==> flow/design.v <==
module cla_adder(input c_in, input [3:0] A, B, output [3:0] Output, output c_out);
wire [3:0] prop,gen,carry;
assign carry[0]=c_in;
assign gen[0]=A[0]&B[0];
assign prop[0]=A[0]|B[0];
assign carry[1]=(carry[0]&prop[0])|gen[0];
assign Output[0]=A[0]^B[0]^carry[0];
assign gen[1]=A[1]&B[1];
assign prop[1]=A[1]|B[1];
assign carry[2]=(carry[1]&prop[1])|gen[1];
assign Output[1]=A[1]^B[1]^carry[1];
assign gen[2]=A[2]&B[2];
assign prop[2]=A[2]|B[2];
assign carry[3]=(carry[2]&prop[2])|gen[2];
assign Output[2]=A[2]^B[2]^carry[2];
assign gen[3]=A[3]&B[3];
assign prop[3]=A[3]|B[3];
assign c_out=(carry[3]&prop[3])|gen[3];
assign Output[3]=A[3]^B[3]^carry[3];
endmodule
module ones_compliment (
    input [7:0] A,  
    output [7:0] Output
   );
assign Output[0]=A[0]^1;
assign Output[1]=A[1]^1;
assign Output[2]=A[2]^1;
assign Output[3]=A[3]^1;
assign Output[4]=A[4]^1;
assign Output[5]=A[5]^1;
assign Output[6]=A[6]^1;
assign Output[7]=A[7]^1;
endmodule
module twos_compliment (
    input [7:0] A,   
    output [7:0] Output  
   );
wire c_out,c_out2;
wire [7:0] temp_value;
ones_compliment COMPLIMENT1(.A(A),.Output(temp_value));
cla_adder ADDER1(.c_in(1'b0), .A(temp_value[3:0]), .B(4'd1), .Output(Output[3:0]), .c_out(c_out));
cla_adder ADDER2(.c_in(1'b0), .A(temp_value[7:4]), .B({3'd0,c_out}), .Output(Output[7:4]), .c_out(c_out2));
endmodule
module ripple_cla( input c_in, input [7:0] A, B, output [7:0] Output, output c_out);
wire temp_c;
wire [7:0] D;
assign D[0]=B[0]^c_in;
assign D[1]=B[1]^c_in;
assign D[2]=B[2]^c_in;
assign D[3]=B[3]^c_in;
assign D[4]=B[4]^c_in;
assign D[5]=B[5]^c_in;
assign D[6]=B[6]^c_in;
assign D[7]=B[7]^c_in;
cla_adder CLA1(.c_in(c_in),.c_out(temp_c),.A(A[3:0]),.B(D[3:0]),.Output(Output[3:0]));
cla_adder CLA2(.c_in(temp_c),.c_out(c_out),.A(A[7:4]),.B(D[7:4]),.Output(Output[7:4]));
endmodule
module ripple_cla16(input c_in, input [15:0] A, B, output [15:0] Output, output c_out);
wire temp1_c,temp2_c,temp3_c;
wire [15:0] D;
assign D[0]=B[0]^c_in;
assign D[1]=B[1]^c_in;
assign D[2]=B[2]^c_in;
assign D[3]=B[3]^c_in;
assign D[4]=B[4]^c_in;
assign D[5]=B[5]^c_in;
assign D[6]=B[6]^c_in;
assign D[7]=B[7]^c_in;
assign D[8]=B[8]^c_in;
assign D[9]=B[9]^c_in;
assign D[10]=B[10]^c_in;
assign D[11]=B[11]^c_in;
assign D[12]=B[12]^c_in;
assign D[13]=B[13]^c_in;
assign D[14]=B[14]^c_in;
assign D[15]=B[15]^c_in;
cla_adder CLA1(.c_in(c_in),.c_out(temp1_c),.A(A[3:0]),.B(D[3:0]),.Output(Output[3:0]));
cla_adder CLA2(.c_in(temp1_c),.c_out(temp2_c),.A(A[7:4]),.B(D[7:4]),.Output(Output[7:4]));
cla_adder CLA3(.c_in(temp2_c),.c_out(temp3_c),.A(A[11:8]),.B(D[11:8]),.Output(Output[11:8]));
cla_adder CLA4(.c_in(temp3_c),.c_out(c_out),.A(A[15:12]),.B(D[15:12]),.Output(Output[15:12]));
endmodule
module booth_multiplier (
	input clk,  
	input en,  
	input [7:0] A,B,
	output [15:0] Output
);
reg [15:0] posA, negA;
reg [7:0] tempB;
wire [7:0] compA;
reg prev;
wire c_out1, c_out2;
wire [15:0] posOutput, negOutput;
reg [15:0] temp_Output;
function [7:0] sign;  
  input [7:0] A;
  input [7:0] B;
  if(A[7]==B[7])
    sign=0;
  else
    sign=1;
endfunction
function [7:0] absolute_value;  
  input [7:0] input_value;
  if(input_value>8'd127)
    absolute_value=9'd256-input_value;
  else
    absolute_value=input_value;
endfunction
assign Output=(sign(A,B)==1)?(17'd65536-temp_Output):temp_Output;
always @(posedge clk)
begin
  if(en==1)
  begin
    if(tempB[0]==1 & prev==0)
      temp_Output<=posOutput;
    else if(tempB[0]==0 & prev==1)
      temp_Output<=negOutput;
    prev<=tempB[0];
    posA<=(posA<<1);  
    negA<=(negA<<1);  
    tempB<=(tempB>>1);  
  end
  else
    begin
      posA<={8'd0,absolute_value(A)};
      negA<={8'b11111111,compA};
      tempB<=absolute_value(B);
      prev<=1'b0;
      temp_Output<=16'd0;
    end
end
twos_compliment COMPLIMENT1(.A(absolute_value(A)), .Output(compA));
ripple_cla16 CLA1(.c_in(1'b0), .A(temp_Output), .B(negA), .Output(posOutput), .c_out(c_out1));
ripple_cla16 CLA2(.c_in(1'b0), .A(temp_Output), .B(posA), .Output(negOutput), .c_out(c_out2));
endmodule
module display_module (
	input clk,  
	input rst,  
  	input [6:0] b1,b2,b3,b4,  
  	output output_o1,output_o2,output_o3,output_o4,
  	output [0:6] output_bcd
);
reg o1,o2,o3,o4;
reg [0:6] bcd;
reg [63:0] display_count; 
reg [63:0] count;  
assign output_o1=o1;
assign output_o2=o2;
assign output_o3=o3;
assign output_o4=o4;
assign output_bcd=bcd;
always @(posedge clk)
begin
	if(rst==1)
		count=0;
	else
		count=display_count+1;
	if(count%256<=60)
	begin
		o1<=1;
		o2<=1;
		o3<=1;
		o4<=0;
		bcd<=b4;
	end
	else if(count%256>60 & count%256<=120)
	begin
		o1<=1;
		o2<=1;
		o3<=0;
		o4<=1;
		bcd<=b3;
	end
	else if(count%256>120 & count%256<=180 )
	begin
		o1<=1;
		o2<=0;
		o3<=1;
		o4<=1;
		bcd<=b2;
	end
	else if(count%256>180 & count%256<=240 )
	begin
		o1<=0;
		o2<=1;
		o3<=1;
		o4<=1;
		bcd<=b1;
	end
	else if(count==240)
	begin
		count=0;
	end
	display_count<=count;
end
endmodule
module alu(input read,write,dig1,dig2,dig3,dig4,rst,clk,rev,exec,sign, output o1,o2,o3,o4, output [0:6] bcd);
localparam RESET=4'd0;
localparam IDLE=4'd1;
localparam ADDRESS=4'd2;
localparam DISPLAY=4'd3;
localparam WRITE=4'd4;
localparam EXECUTE=4'd5;
localparam DEBOUNCER_CONSTANT=32'b0111_1111_1111_1111_1111_1111_1111_1111;
localparam DEBOUNCER_CLOCK=10;
localparam OPERATOR=4'd1;
localparam OPERAND1=4'd2;
localparam OPERAND2=4'd3;
localparam ADD=4'd0;
localparam SUB=4'd1;
localparam MUL=4'd2;
localparam DIV=4'd3;
reg [3:0] state, location_state;  
reg [3:0] location_state_q;
reg [3:0] di1,di2,di3,di4,di5,add1,add2,add4;  
reg [3:0] di1_q,di2_q,di3_q,di4_q,di5_q,add1_q,add2_q,add4_q;
reg [6:0] b1,b2,b3,b4;  
reg [6:0] b1_q,b2_q,b3_q,b4_q;
reg [63:0] main_count; 
reg [63:0] main_count_q;
reg [31:0] debouncer4,debouncer3,debouncer2,debouncer1;  
reg [31:0] debouncer4_q,debouncer3_q,debouncer2_q,debouncer1_q;
reg [7:0] value, address;  
reg [7:0] value_q, address_q;
reg [31:0] temp_register;  
reg [31:0] temp_register_q;
reg mem_we;  
reg [31:0] mem_wdata;  
reg [31:0] memory[0:31];  
reg [7:0] temp_value,temp_display1,temp_display2;  
reg idle,address_read,mul_en;  
reg address_read_q,mul_en_q;
reg sign_1, sign_2; 
reg sign_1_q, sign_2_q;
wire temp_c_sub,temp_c_add;  
wire [7:0] add_output,sub_output;  
wire [15:0] mul_output, div_output;
function [6:0] bcd_number;  
	input reg [3:0] d;
	case (d)
		4'd0:bcd_number=7'b0000001;
		4'd1:bcd_number=7'b1001111;
		4'd2:bcd_number=7'b0010010;
		4'd3:bcd_number=7'b0000110;
		4'd4:bcd_number=7'b1001100;
		4'd5:bcd_number=7'b0100100;
		4'd6:bcd_number=7'b0100000;
		4'd7:bcd_number=7'b0001111;
		4'd8:bcd_number=7'b0000000;
		4'd9:bcd_number=7'b0001100;
		4'd10:bcd_number=7'b0001000;
		4'd11:bcd_number=7'b1100000;
		4'd12:bcd_number=7'b0110001;
		4'd13:bcd_number=7'b1000010;
		4'd14:bcd_number=7'b0110000;
		4'd15:bcd_number=7'b0111000;
		default:bcd_number=7'b1111111;
	endcase
endfunction
function [6:0] bcd_operator;  
	input reg [3:0] d;
	case (d)
		ADD:bcd_operator=7'b0001000;
		SUB:bcd_operator=7'b0100100;
		MUL:bcd_operator=7'b0011000;
		DIV:bcd_operator=7'b1000010;
		default:bcd_operator=7'b1111111;
	endcase
endfunction
function [7:0] absolute_value;  
	input [7:0] input_value;
	if(input_value>8'd127)
		absolute_value=9'd256-input_value;
	else
		absolute_value=input_value;
endfunction
always @(*)
begin
	if (rst==1)
		state=RESET;
	else if(idle==1)
		state=IDLE;
	else if(address_read_q==1 & exec==1)
		state=EXECUTE;
	else if(address_read_q==1 & read==1)
		state=DISPLAY;
	else if (address_read_q==1 & write==1)
		state=WRITE;
	else if (read==1 | write==1 | exec==1)
		state=ADDRESS;
	else
		state=IDLE;
end
always @(posedge clk)
begin
	if(read==1 | write==1 | rst==1 | exec==1)
		idle<=0;
	else
		idle<=1;
end
always @(*)
begin
	mul_en=mul_en_q;address_read=address_read_q;
	location_state=location_state_q;
	address=address_q;value=value_q;
	di1=di1_q;di2=di2_q;di3=di3_q;di4=di4_q;di5=di5_q;add1=add1_q;add2=add2_q;add4=add4_q;
	b1=b1_q;b2=b2_q;b3=b3_q;b4=b4_q;
	main_count=main_count_q;
	debouncer1=debouncer1_q;debouncer2=debouncer2_q;debouncer3=debouncer3_q;debouncer4=debouncer4_q;
	temp_register=temp_register_q;
	sign_1=sign_1_q;sign_2=sign_2_q;
	temp_value=0;temp_display1=0;temp_display2=0;
	mem_we=0;mem_wdata=0;
	case(state)
		RESET:
			begin
				mul_en=0;address_read=0;
				location_state=RESET;
				address=0;value=0;  
				main_count=0;temp_register=0;sign_1=1;sign_2=1;
				debouncer1=0;debouncer2=0;debouncer3=0;debouncer4=0;
				di1=0;di2=0;di3=0;di4=0;di5=0;add1=0;add2=0;add4=0;  
				b4=7'b0110001;	 
				b3=7'b1110001;	 
				b2=7'b0110000;	 
				b1=7'b1101010;	 
			end
		IDLE:
			begin
				mul_en=0;address_read=0;
				location_state=RESET;
				b4=7'b1001111;	 
				b3=7'b1000010;	 
				b2=7'b1110001;	 
				b1=7'b0110000;	 
			end
		ADDRESS:
			begin
				main_count=main_count+1;
				if(main_count==DEBOUNCER_CLOCK)
				begin
					debouncer1=(debouncer1<<1)+dig1;
					debouncer2=(debouncer2<<1)+dig2;
					debouncer4=(debouncer4<<1)+dig4;
					if(debouncer4==DEBOUNCER_CONSTANT)
					begin
						address_read=1;
						address={add2,add1};  
					end
					else
					begin
						if(debouncer1==DEBOUNCER_CONSTANT)
						begin
							if(rev==0) 
								add1=(add1+1)%16;
							else
								add1=(add1-1)%16;
						end
						if(debouncer2==DEBOUNCER_CONSTANT)
						begin
							if(rev==0) 
								add2=(add2+1)%2;
							else
								add2=(add2-1)%2;
						end
					end
					main_count=0;
					b4=7'b0001000;	 
					b3=7'b1000010;	 
					b2=bcd_number(add2);
					b1=bcd_number(add1);
				end
			end
		EXECUTE:
			begin
				temp_register=memory[address_q];
				case(temp_register[3:0])
					ADD:
						begin
							temp_value=absolute_value(add_output);
							if(temp_register[15]==0 & temp_register[23]==0 & add_output[7]==1)
							begin
								b3=7'b1111111; 
								b2=7'b1111111; 
								b1=7'b1100010;  
							end
							else if(temp_register[15]==1 & temp_register[23]==1 & add_output[7]==0)
							begin
								b3=7'b1111111; 
								b2=7'b1111111; 
								b1=7'b1100011;  
							end
							else
							begin
								if(temp_value!=add_output)
									b3=7'b1111110;  
								else
									b3=7'b1111111; 
								b4=7'b1110110;  
								b2=bcd_number(temp_value[7:4]);
								b1=bcd_number(temp_value[3:0]);
							end
						end
					SUB:
						begin
							temp_value=absolute_value(sub_output);
							if(temp_register[15]==0 & temp_register[23]==1 & sub_output[7]==1)
							begin
								b3=7'b1111111; 
								b2=7'b1111111; 
								b1=7'b1100010;  
							end
							else if(temp_register[15]==1 & temp_register[23]==0 & sub_output[7]==0)
							begin
								b3=7'b1111111; 
								b2=7'b1111111; 
								b1=7'b1100011;  
							end
							else
							begin
								if(temp_value!=sub_output)
									b3=7'b1111110;  
								else
									b3=7'b1111111; 
								b4=7'b1110110;  
								b2=bcd_number(temp_value[7:4]);
								b1=bcd_number(temp_value[3:0]);
							end
						end
					MUL:
						begin
							mul_en=1;
							b4=bcd_number(mul_output[15:12]);
							b3=bcd_number(mul_output[11:8]);
							b2=bcd_number(mul_output[7:4]);
							b1=bcd_number(mul_output[3:0]);
						end
					DIV:
						begin
							b2=bcd_number(div_output[7:4]);
							b1=bcd_number(div_output[3:0]);
						end
					default:
						begin
							b4=7'b1110110;  
							b2=7'b1111110;  
							b1=7'b1111110;  
						end
				endcase
			end
		WRITE:
			begin
				main_count=main_count+1;
				if(main_count==DEBOUNCER_CLOCK)
				begin
					debouncer1=(debouncer1<<1)+dig1;
					debouncer2=(debouncer2<<1)+dig2;
					debouncer3=(debouncer3<<1)+dig3;
					debouncer4=(debouncer4<<1)+dig4;
					if(location_state==RESET)
						location_state=OPERATOR;
					if(debouncer4==DEBOUNCER_CONSTANT)
					begin
						location_state=location_state+1;
						if(location_state>=4)
						begin
							if(sign_1==0)
								temp_display1 = 9'd256-{di3,di2};
							else
								temp_display1={di3,di2};
							if(sign_2==0)
								temp_display2 = 9'd256-{di5,di4};
							else
								temp_display2={di5,di4};
							mem_we=1;
							mem_wdata={8'd0,temp_display2,temp_display1,4'd0,di1};
							address_read=0;
							location_state=RESET;
						end
					end
					else
					begin
						if (location_state==OPERATOR)
						begin
							if(debouncer1==DEBOUNCER_CONSTANT)
							begin
								if(rev==0) 
									di1=(di1+1)%4;
								else
									di1=(di1-1)%4;
							end
						end
						else if(location_state==OPERAND1)
						begin
							sign_1=sign;
							if(debouncer1==DEBOUNCER_CONSTANT)
							begin
								if(rev==0) 
									di2=(di2+1)%16;
								else
									di2=(di2-1)%16;
							end
							if(debouncer2==DEBOUNCER_CONSTANT)
							begin
								sign_1=sign;
								if(rev==0) 
									di3=(di3+1)%8;
								else
									di3=(di3-1)%8;
							end
						end
						else if(location_state==OPERAND2)
						begin
							if(debouncer1==DEBOUNCER_CONSTANT)
							begin
								sign_2=sign;
								if(rev==0) 
									di4=(di4+1)%16;
								else
									di4=(di4-1)%16;
							end
							if(debouncer2==DEBOUNCER_CONSTANT)
							begin
								sign_2=sign;
								if(rev==0) 
									di5=(di5+1)%8;
								else
									di5=(di5-1)%8;
							end
						end
					end
					main_count=0;
					if(location_state==OPERATOR)
					begin
						b4=7'b1100010;  
						b3=7'b0011000;  
						b2=7'b1111111; 
						b1=bcd_operator(di1);
					end
					else if (location_state==OPERAND1)
					begin
						b4=7'b1001111;  
						if(sign)
							b3=7'b1111111;  
						else
							b3=7'b1111110;  
						b2=bcd_number(di3);
						b1=bcd_number(di2);
					end
					else if (location_state==OPERAND2)
					begin
						b4=7'b0010010;  
						if(sign)
							b3=7'b1111111;  
						else
							b3=7'b1111110;  
						b2=bcd_number(di5);
						b1=bcd_number(di4);
					end
					else
					begin
						b4=7'b1111110;  
						b3=7'b1111110;  
						b2=7'b1111110;  
						b1=7'b1111110;  
					end
				end
			end
		DISPLAY:
			begin
				main_count=main_count+1;
				if(main_count==DEBOUNCER_CLOCK)
				begin
					debouncer1=(debouncer1<<1)+dig1;
					debouncer2=(debouncer2<<1)+dig2;
					debouncer3=(debouncer3<<1)+dig3;
					debouncer4=(debouncer4<<1)+dig4;
					if(debouncer4==DEBOUNCER_CONSTANT)
					begin
						address_read=0;
						location_state=RESET;
					end
					else
					begin
						if(debouncer1==DEBOUNCER_CONSTANT)
							location_state=OPERATOR;
						if(debouncer2==DEBOUNCER_CONSTANT)
							location_state=OPERAND1;
						if(debouncer3==DEBOUNCER_CONSTANT)
							location_state=OPERAND2;
					end
					main_count=0;
					temp_register=memory[address_q];
					if(location_state==OPERATOR)
					begin
						b4=7'b1100010;  
						b3=7'b0011000;  
						b2=7'b1111111; 
						b1=bcd_operator(temp_register[3:0]);
					end
					else if (location_state==OPERAND1)
					begin
						temp_value=absolute_value(temp_register[15:8]);
						b4=7'b1001111;  
						if(temp_value!=temp_register[15:8])
							b3=7'b1111110;  
						else
							b3=7'b1111111; 
						b2=bcd_number(temp_value[7:4]);
						b1=bcd_number(temp_value[3:0]);
					end
					else if (location_state==OPERAND2)
					begin
						temp_value=absolute_value(temp_register[23:16]);
						b4=7'b0010010;  
						if(temp_value!=temp_register[23:16])
							b3=7'b1111110;  
						else
							b3=7'b1111111; 
						b2=bcd_number(temp_value[7:4]);
						b1=bcd_number(temp_value[3:0]);
					end
					else
					begin
						b4=7'b1000010;	 
						b3=7'b1001111;	 
						b2=7'b0100100;	 
						b1=7'b0011000;	 
					end
				end
			end
	endcase
end
always @(posedge clk)
begin
	mul_en_q<=mul_en;address_read_q<=address_read;
	location_state_q<=location_state;
	address_q<=address;value_q<=value;
	di1_q<=di1;di2_q<=di2;di3_q<=di3;di4_q<=di4;di5_q<=di5;add1_q<=add1;add2_q<=add2;add4_q<=add4;
	b1_q<=b1;b2_q<=b2;b3_q<=b3;b4_q<=b4;
	main_count_q<=main_count;
	debouncer1_q<=debouncer1;debouncer2_q<=debouncer2;debouncer3_q<=debouncer3;debouncer4_q<=debouncer4;
	temp_register_q<=temp_register;
	sign_1_q<=sign_1;sign_2_q<=sign_2;
	if(mem_we)
		memory[address_q]<=mem_wdata;
end
assign div_output=16'd0;
ripple_cla RIPPLE_CLA1(.c_in(1'b0), .c_out(temp_c_add), .A(temp_register_q[15:8]), .B(temp_register_q[23:16]), .Output(add_output));
ripple_cla RIPPLE_CLA2(.c_in(1'b1), .c_out(temp_c_sub), .A(temp_register_q[15:8]), .B(temp_register_q[23:16]), .Output(sub_output));
booth_multiplier BOOTH(.clk(clk), .A(temp_register_q[15:8]), .B(temp_register_q[23:16]), .en(mul_en_q), .Output(mul_output));
display_module DISPLAY1(.clk(clk), .rst(rst), .b1(b1_q), .b2(b2_q), .b3(b3_q), .b4(b4_q), .output_bcd(bcd), .output_o1(o1), .output_o2(o2), .output_o3(o3), .output_o4(o4));
endmodule
; From RTL to reports: alu
; The steps from the RTL of alu to its reports follow in flow order.
; Line numbers count from 1 in the design file above.
; Cell names lack the library's common part.
; The mark -- stands for no value.
[inputs]
top_module = alu
clk_port = clk
library = sky130hd
pvt_corner = tt_025C_1v80

; Word level
; Source: Yosys, flattened and elaborated, memories not mapped. Widths are those after wreduce. Print and check cells do not count.
; Memory sizes are those after Yosys's memory passes, which may raise the word count (mostly to a power of two), join words into wider ones and drop unused or constant bits.
[classes]
add_sub_neg = 30
n_cmp = 14
eq_ne = 54
muxes = 243
n_logic = 312
n_reduce_logical = 36
[op_table]
columns = op, n
row1 = 64-bit 2-to-1 mux, 7
row2 = 7-bit 2-to-1 mux, 51
row3 = 4-bit 2-to-1 mux, 64
row4 = 31-bit case mux with 2-bit select, 4
row5 = 8-bit 2-to-1 mux, 23
row6 = 7-bit case mux with 6-bit select, 4
row7 = 7-bit case mux with 4-bit select, 5
row8 = 32-bit by 1-bit adder with 32-bit output, 4
row9 = 32-bit by 31-bit equality test with 1-bit output (second input constant), 4
row10 = 64-bit by 1-bit adder with 64-bit output (second input constant), 2
row11 = 64-bit case mux with 2-bit select, 1
row12 = 31-bit 2-to-1 mux, 4
row13 = 24-bit 2-to-1 mux, 5
row14 = 1-bit bitwise AND, 105
row15 = 1-bit XOR, 98
row16 = 1-bit OR, 86
row17 = 24-bit case mux with 3-bit select, 1
row18 = 1-bit by 8-bit subtractor with 8-bit output (first input constant), 8
row19 = 64-bit by 4-bit equality test with 1-bit output (second input constant), 1
row20 = 64-bit by 8-bit equality test with 1-bit output (second input constant), 1
row21 = 8-bit by 7-bit greater-than comparator with 1-bit output (second input constant), 7
row22 = 4-bit case mux with 2-bit select, 7
row23 = 4-bit by 2-bit equality test with 1-bit output (second input constant), 12
row24 = 16-bit 2-to-1 mux, 3
row25 = 1-bit 2-to-1 mux, 41
row26 = 8-bit != test, 4
row27 = 32-bit 2-to-1 mux, 1
row28 = 2-bit != test (second input constant), 14
; Other operator kinds: 46; their cells: 122.
[bits]
reg_bits = 413
mem_bits_rw = 1024
rom_bits = 2240
clocked_rd_ports_x_width = 32
memories = 21
inputBits = 11
elab_cells = 749
[mem_list]
columns = name, size, word_bits, rd, wr, line_no
row1 = memory, 32, 32, 1, 1, 230  ; reg [31:0] memory[0:31];
row2 = (name not given), 16, 7, 1, 0, 241  ; case (d)
row3 = (name not given), 16, 7, 1, 0, 241
row4 = (name not given), 16, 7, 1, 0, 241
row5 = (name not given), 16, 7, 1, 0, 241
row6 = (name not given), 16, 7, 1, 0, 241
; Memories not listed: 15.

; Longest topological paths
; Depth = most cells in a row (Yosys ltp): at word level without a register or memory, in the mapped netlist without a sequential cell, where the memories' decode and read muxes count.
[logic_depth]
word_depth = 32
ABC_AREA = 0
depth_mapped = 25
depth_no_buf = 24

; Synthesis result
; Source: synth_stat.txt of the flow (Yosys; design flattened, memories mapped). It holds for the ABC_AREA given above (unset counts as 0); a run with the other value may have another netlist.
; Totals and module areas in this step are rounded.
[types]
columns = cell, n
row1 = edfxtp_1, 920
row2 = mux4_2, 155
row3 = ha_1, 124
row4 = dfxtp_1, 74
row5 = mux2i_1, 106
row6 = nor2_1, 268
row7 = xnor2_1, 114
row8 = and2_1, 149
row9 = fa_1, 43
row10 = nand2_1, 222
row11 = o21ai_0, 153
row12 = xor2_1, 67
row13 = a21oi_1, 109
row14 = clkbuf_1, 137
row15 = nand3_1, 100
row16 = inv_1, 120
row17 = nand4_1, 68
row18 = nor3_1, 78
; Not listed: further types 77, cells in them 749.
[mapped]
cells = 3756
yosys_area_um2 = 49660
seqArea_um2 = 29110
ff_cells = 994
; By module: a second synthesis without flattening, with its own total; a netlist apart from the flattened one above.
[hier_totals]
cells_unflattened = 3993
area_unflattened_um2 = 50780
; Rows give one instance, submodules left out.
[modules]
columns = module, n_inst, cells, mod_area_um2
row1 = alu, 1, 3339, 44910
row2 = booth_multiplier, 1, 269, 2576
row3 = cla_adder, 14, 14, 117.6
row4 = display_module, 1, 125, 1100
row5 = ripple_cla16, 2, 18, 171.4
row6 = ripple_cla, 2, 9, 81.3
row7 = ones_compliment, 1, 8, 30.0
row8 = twos_compliment, 1, 2, 7.5

; Worst setup path after synthesis
; Source: OpenSTA report_checks on the synthesized netlist (no wires, ideal clock, input and output delay 20% of the period each), path of least setup slack; recovery checks are left aside. Register names are those of the netlist, which keeps one name where synthesis merged equal registers.
[synth_path]
path_kind = register to register
from = register BOOTH.temp_Output[0]
to = register BOOTH.temp_Output[15]
tclk_ps = 10000
t_first_pin_ps = 0
t_arrival_ps = 7421
required_time_ps = 9885
path_slack_ps = 2464
delay_ps = 7536
stages = 21
synth_period_reached_ps = 7536
; "delay_ps" = arrival - input delay + setup time.
; "stages": output pins that drive a net of the path, with the launching flip-flop's if there is one; two outputs of one cell count as two.
; "synth_period_reached_ps" = period - worst setup slack (recovery checks aside). The figure is calculated, with input and output delays left at 20% of the set period.
; Between the ends stands the longest chain of elaborated cells between them, by number of cells; it is not shown to be the way that was timed. Of several equally long chains one is given.
; A line is the first line of the expression or statement that the cell stems from. Yosys adds cells for indexed reads and writes and turns some case tables into memories.
; At most two assigning lines are given for a register; there are more.
[synth_between]
path_cell_list = dfxtp_1 -> ha_1 -> maj3_1 -> fa_1 -> fa_1 -> fa_1 -> fa_1 -> fa_1 -> fa_1 -> fa_1 -> fa_1 -> fa_1 -> fa_1 -> fa_1 -> fa_1 -> fa_1 -> xor2_1 -> nor2_1 -> a211oi_1 -> xor2_1 -> and2_1
elab_chain_len = 32
cone_cells = 61
lines_between = 8
cone_classes = mux: 2; logic: 59
[synth_lines]
columns = item, line_no
row1 = "start, declared", 94  ; reg [15:0] temp_Output;
row2 = "start, assigned", 116  ; temp_Output<=posOutput;
row3 = "start, assigned", 118  ; temp_Output<=negOutput;
row4 = 1-bit bitwise AND, 4  ; assign gen[0]=A[0]&B[0];
row5 = 1-bit bitwise AND, 10  ; assign carry[2]=(carry[1]&prop[1])|gen[1];
row6 = 1-bit OR, 10
row7 = 1-bit bitwise AND, 14  ; assign carry[3]=(carry[2]&prop[2])|gen[2];
row8 = 1-bit OR, 14
row9 = 1-bit bitwise AND, 18  ; assign c_out=(carry[3]&prop[3])|gen[3];
row10 = 1-bit OR, 18
row11 = [18 not listed], --
row12 = 1-bit bitwise AND, 10
row13 = 1-bit OR, 10
row14 = 1-bit bitwise AND, 14
row15 = 1-bit OR, 14
row16 = 1-bit XOR, 19  ; assign Output[3]=A[3]^B[3]^carry[3];
row17 = 16-bit 2-to-1 mux, 117  ; else if(tempB[0]==0 & prev==1)
row18 = 16-bit 2-to-1 mux, 115  ; if(tempB[0]==1 & prev==0)
row19 = "end, assigned", 116
row20 = "end, assigned", 118
row21 = "end, declared", 94

; Worst path after layout
; From the final timing report of job 1: the path of least setup slack in the routed layout; clock arrival at registers is part of the times.
; The report prints the path's times to 10 ps; the period is as set.
[layout_path]
path_kind = register to register
from = register BOOTH.temp_Output[0]
to = register BOOTH.temp_Output[15]
tclk_ps = 10000
t_first_pin_ps = 690
t_arrival_ps = 8380
required_time_ps = 10580
path_slack_ps = 2200
stages = 21
; Between the ends stands the longest chain of elaborated cells between them, by number of cells; it is not shown to be the way that was timed. Of several equally long chains one is given.
; At most two assigning lines are given for a register; there are more.
[layout_between]
path_cell_list = dfxtp_1 -> ha_1 -> maj3_1 -> fa_1 -> fa_1 -> fa_1 -> fa_1 -> fa_1 -> fa_1 -> fa_1 -> fa_1 -> fa_1 -> fa_1 -> fa_1 -> fa_1 -> fa_1 -> xor2_1 -> nor2_1 -> a211oi_1 -> xor2_1 -> and2_1
elab_chain_len = 32
cone_cells = 61
lines_between = 8
cone_classes = mux: 2; logic: 59
[layout_lines]
columns = item, line_no
row1 = "start, declared", 94  ; reg [15:0] temp_Output;
row2 = "start, assigned", 116  ; temp_Output<=posOutput;
row3 = "start, assigned", 118  ; temp_Output<=negOutput;
row4 = 1-bit bitwise AND, 4  ; assign gen[0]=A[0]&B[0];
row5 = 1-bit bitwise AND, 10  ; assign carry[2]=(carry[1]&prop[1])|gen[1];
row6 = 1-bit OR, 10
row7 = 1-bit bitwise AND, 14  ; assign carry[3]=(carry[2]&prop[2])|gen[2];
row8 = 1-bit OR, 14
row9 = 1-bit bitwise AND, 18  ; assign c_out=(carry[3]&prop[3])|gen[3];
row10 = 1-bit OR, 18
row11 = [18 not listed], --
row12 = 1-bit bitwise AND, 10
row13 = 1-bit OR, 10
row14 = 1-bit bitwise AND, 14
row15 = 1-bit OR, 14
row16 = 1-bit XOR, 19  ; assign Output[3]=A[3]^B[3]^carry[3];
row17 = 16-bit 2-to-1 mux, 117  ; else if(tempB[0]==0 & prev==1)
row18 = 16-bit 2-to-1 mux, 115  ; if(tempB[0]==1 & prev==0)
row19 = "end, assigned", 116
row20 = "end, assigned", 118
row21 = "end, declared", 94

; Module alu, platform sky130hd: 6 stored runs of the flow (Yosys, OpenROAD) with differing settings, in no particular order. Input and output delays are each 20% of the period that was set; the output load is 0.01 pF.
; "timing.achieved_period_ps" means the clock period less the worst setup slack. The figure is calculated, with input and output delays left at 20% of the set period.
; "timing.worst_path_ps" means the part of the period allowed to the worst setup path (the constraints hold back 20% at inputs and 20% at outputs) less its slack; where the path has registers, the arrival times of their clocks count too.
; "power_w": no workload was simulated; the value follows from the tool's default switching activity.
; "timing.worst_path_ps" is given in steps of 10 ps.
; The results are shown rounded.

[job 1: settings]
GPL_ROUTABILITY_DRIVEN = 0
GPL_TIMING_DRIVEN = 0
period_ns = 10.0
CAP_MARGIN = 20
CORE_MARGIN = 2
CORE_UTILIZATION = 40
SLEW_MARGIN = 20
[job 1: results]
total_die_area_um2 = 127000
power_w = 0.01051
timing.worst_path_ps = 7800
critical_path_type = register to register
hold_worst_slack_ps = 432
yosys.chip_area_um2 = 49660
fin_ws_ps = 2202
timing.achieved_period_ps = 7798
final_util_frac = 0.46

[job 2: settings]
CELL_PAD_IN_SITES_GLOBAL_PLACEMENT = 2
CORE_MARGIN = 3
CORE_UTILIZATION = 20
CTS_CLUSTER_DIAMETER = 308
MAX_ROUTING_LAYER = met5
PLACE_DENSITY = 0.75
SETUP_SLACK_MARGIN = 1.11
SLEW_MARGIN = 25
period_ns = 4.99
CAP_MARGIN = 20
[job 2: results]
timing.achieved_period_ps = 6429
final_util_frac = 0.265
power_w = 0.02279
hold_worst_slack_ps = 429
yosys.chip_area_um2 = 49660
fin_ws_ps = -1439
total_die_area_um2 = 254300
timing.worst_path_ps = 6430
critical_path_type = register to register

[job 3: settings]
CELL_PAD_IN_SITES_DETAIL_PLACEMENT = 1
CORE_UTILIZATION = 28
CTS_CLUSTER_SIZE = 21
PLACE_DENSITY_LB_ADDON = 0.02
SETUP_SLACK_MARGIN = 0.22
SLEW_MARGIN = 0
period_ns = 10.1
CAP_MARGIN = 20
CORE_MARGIN = 2
[job 3: results]
power_w = 0.01102
fin_ws_ps = 2015
yosys.chip_area_um2 = 49660
timing.worst_path_ps = 8090
critical_path_type = register to register
timing.achieved_period_ps = 8085
final_util_frac = 0.324
total_die_area_um2 = 180700
hold_worst_slack_ps = 434

[job 4: settings]
CAP_MARGIN = 5
CORE_UTILIZATION = 45
CTS_CLUSTER_SIZE = 64
MAX_ROUTING_LAYER = met4
MIN_ROUTING_LAYER = met1
period_ns = 4.49
CORE_MARGIN = 2
SLEW_MARGIN = 20
[job 4: results]
yosys.chip_area_um2 = 49660
fin_ws_ps = -2012
total_die_area_um2 = 113000
final_util_frac = 0.564
power_w = 0.0249
timing.achieved_period_ps = 6502
hold_worst_slack_ps = 433
timing.worst_path_ps = 6500
critical_path_type = register to register

[job 5: settings]
CAP_MARGIN = 5
CORE_ASPECT_RATIO = 1.15
CORE_UTILIZATION = 45
CTS_CLUSTER_SIZE = 64
MAX_ROUTING_LAYER = met4
MIN_ROUTING_LAYER = met1
PLACE_DENSITY_LB_ADDON = 0.16
TNS_END_PERCENT = 55
period_ns = 4.49
CORE_MARGIN = 2
SLEW_MARGIN = 20
[job 5: results]
total_die_area_um2 = 113000
power_w = 0.02543
hold_worst_slack_ps = 430
timing.achieved_period_ps = 6481
final_util_frac = 0.571
fin_ws_ps = -1991
yosys.chip_area_um2 = 49660
timing.worst_path_ps = 6480
critical_path_type = register to register

[job 6: settings]
ABC_AREA = 1
CAP_MARGIN = 20
CELL_PAD_IN_SITES_DETAIL_PLACEMENT = 2
CORE_ASPECT_RATIO = 0.66
CORE_MARGIN = 3
CORE_UTILIZATION = 45
CTS_CLUSTER_SIZE = 64
MAX_ROUTING_LAYER = met4
MIN_ROUTING_LAYER = met1
PLACE_DENSITY_LB_ADDON = 0.16
TNS_END_PERCENT = 55
period_ns = 4.49
SLEW_MARGIN = 20
[job 6: results]
outcome = stopped before the end: routing reported ODB-0269
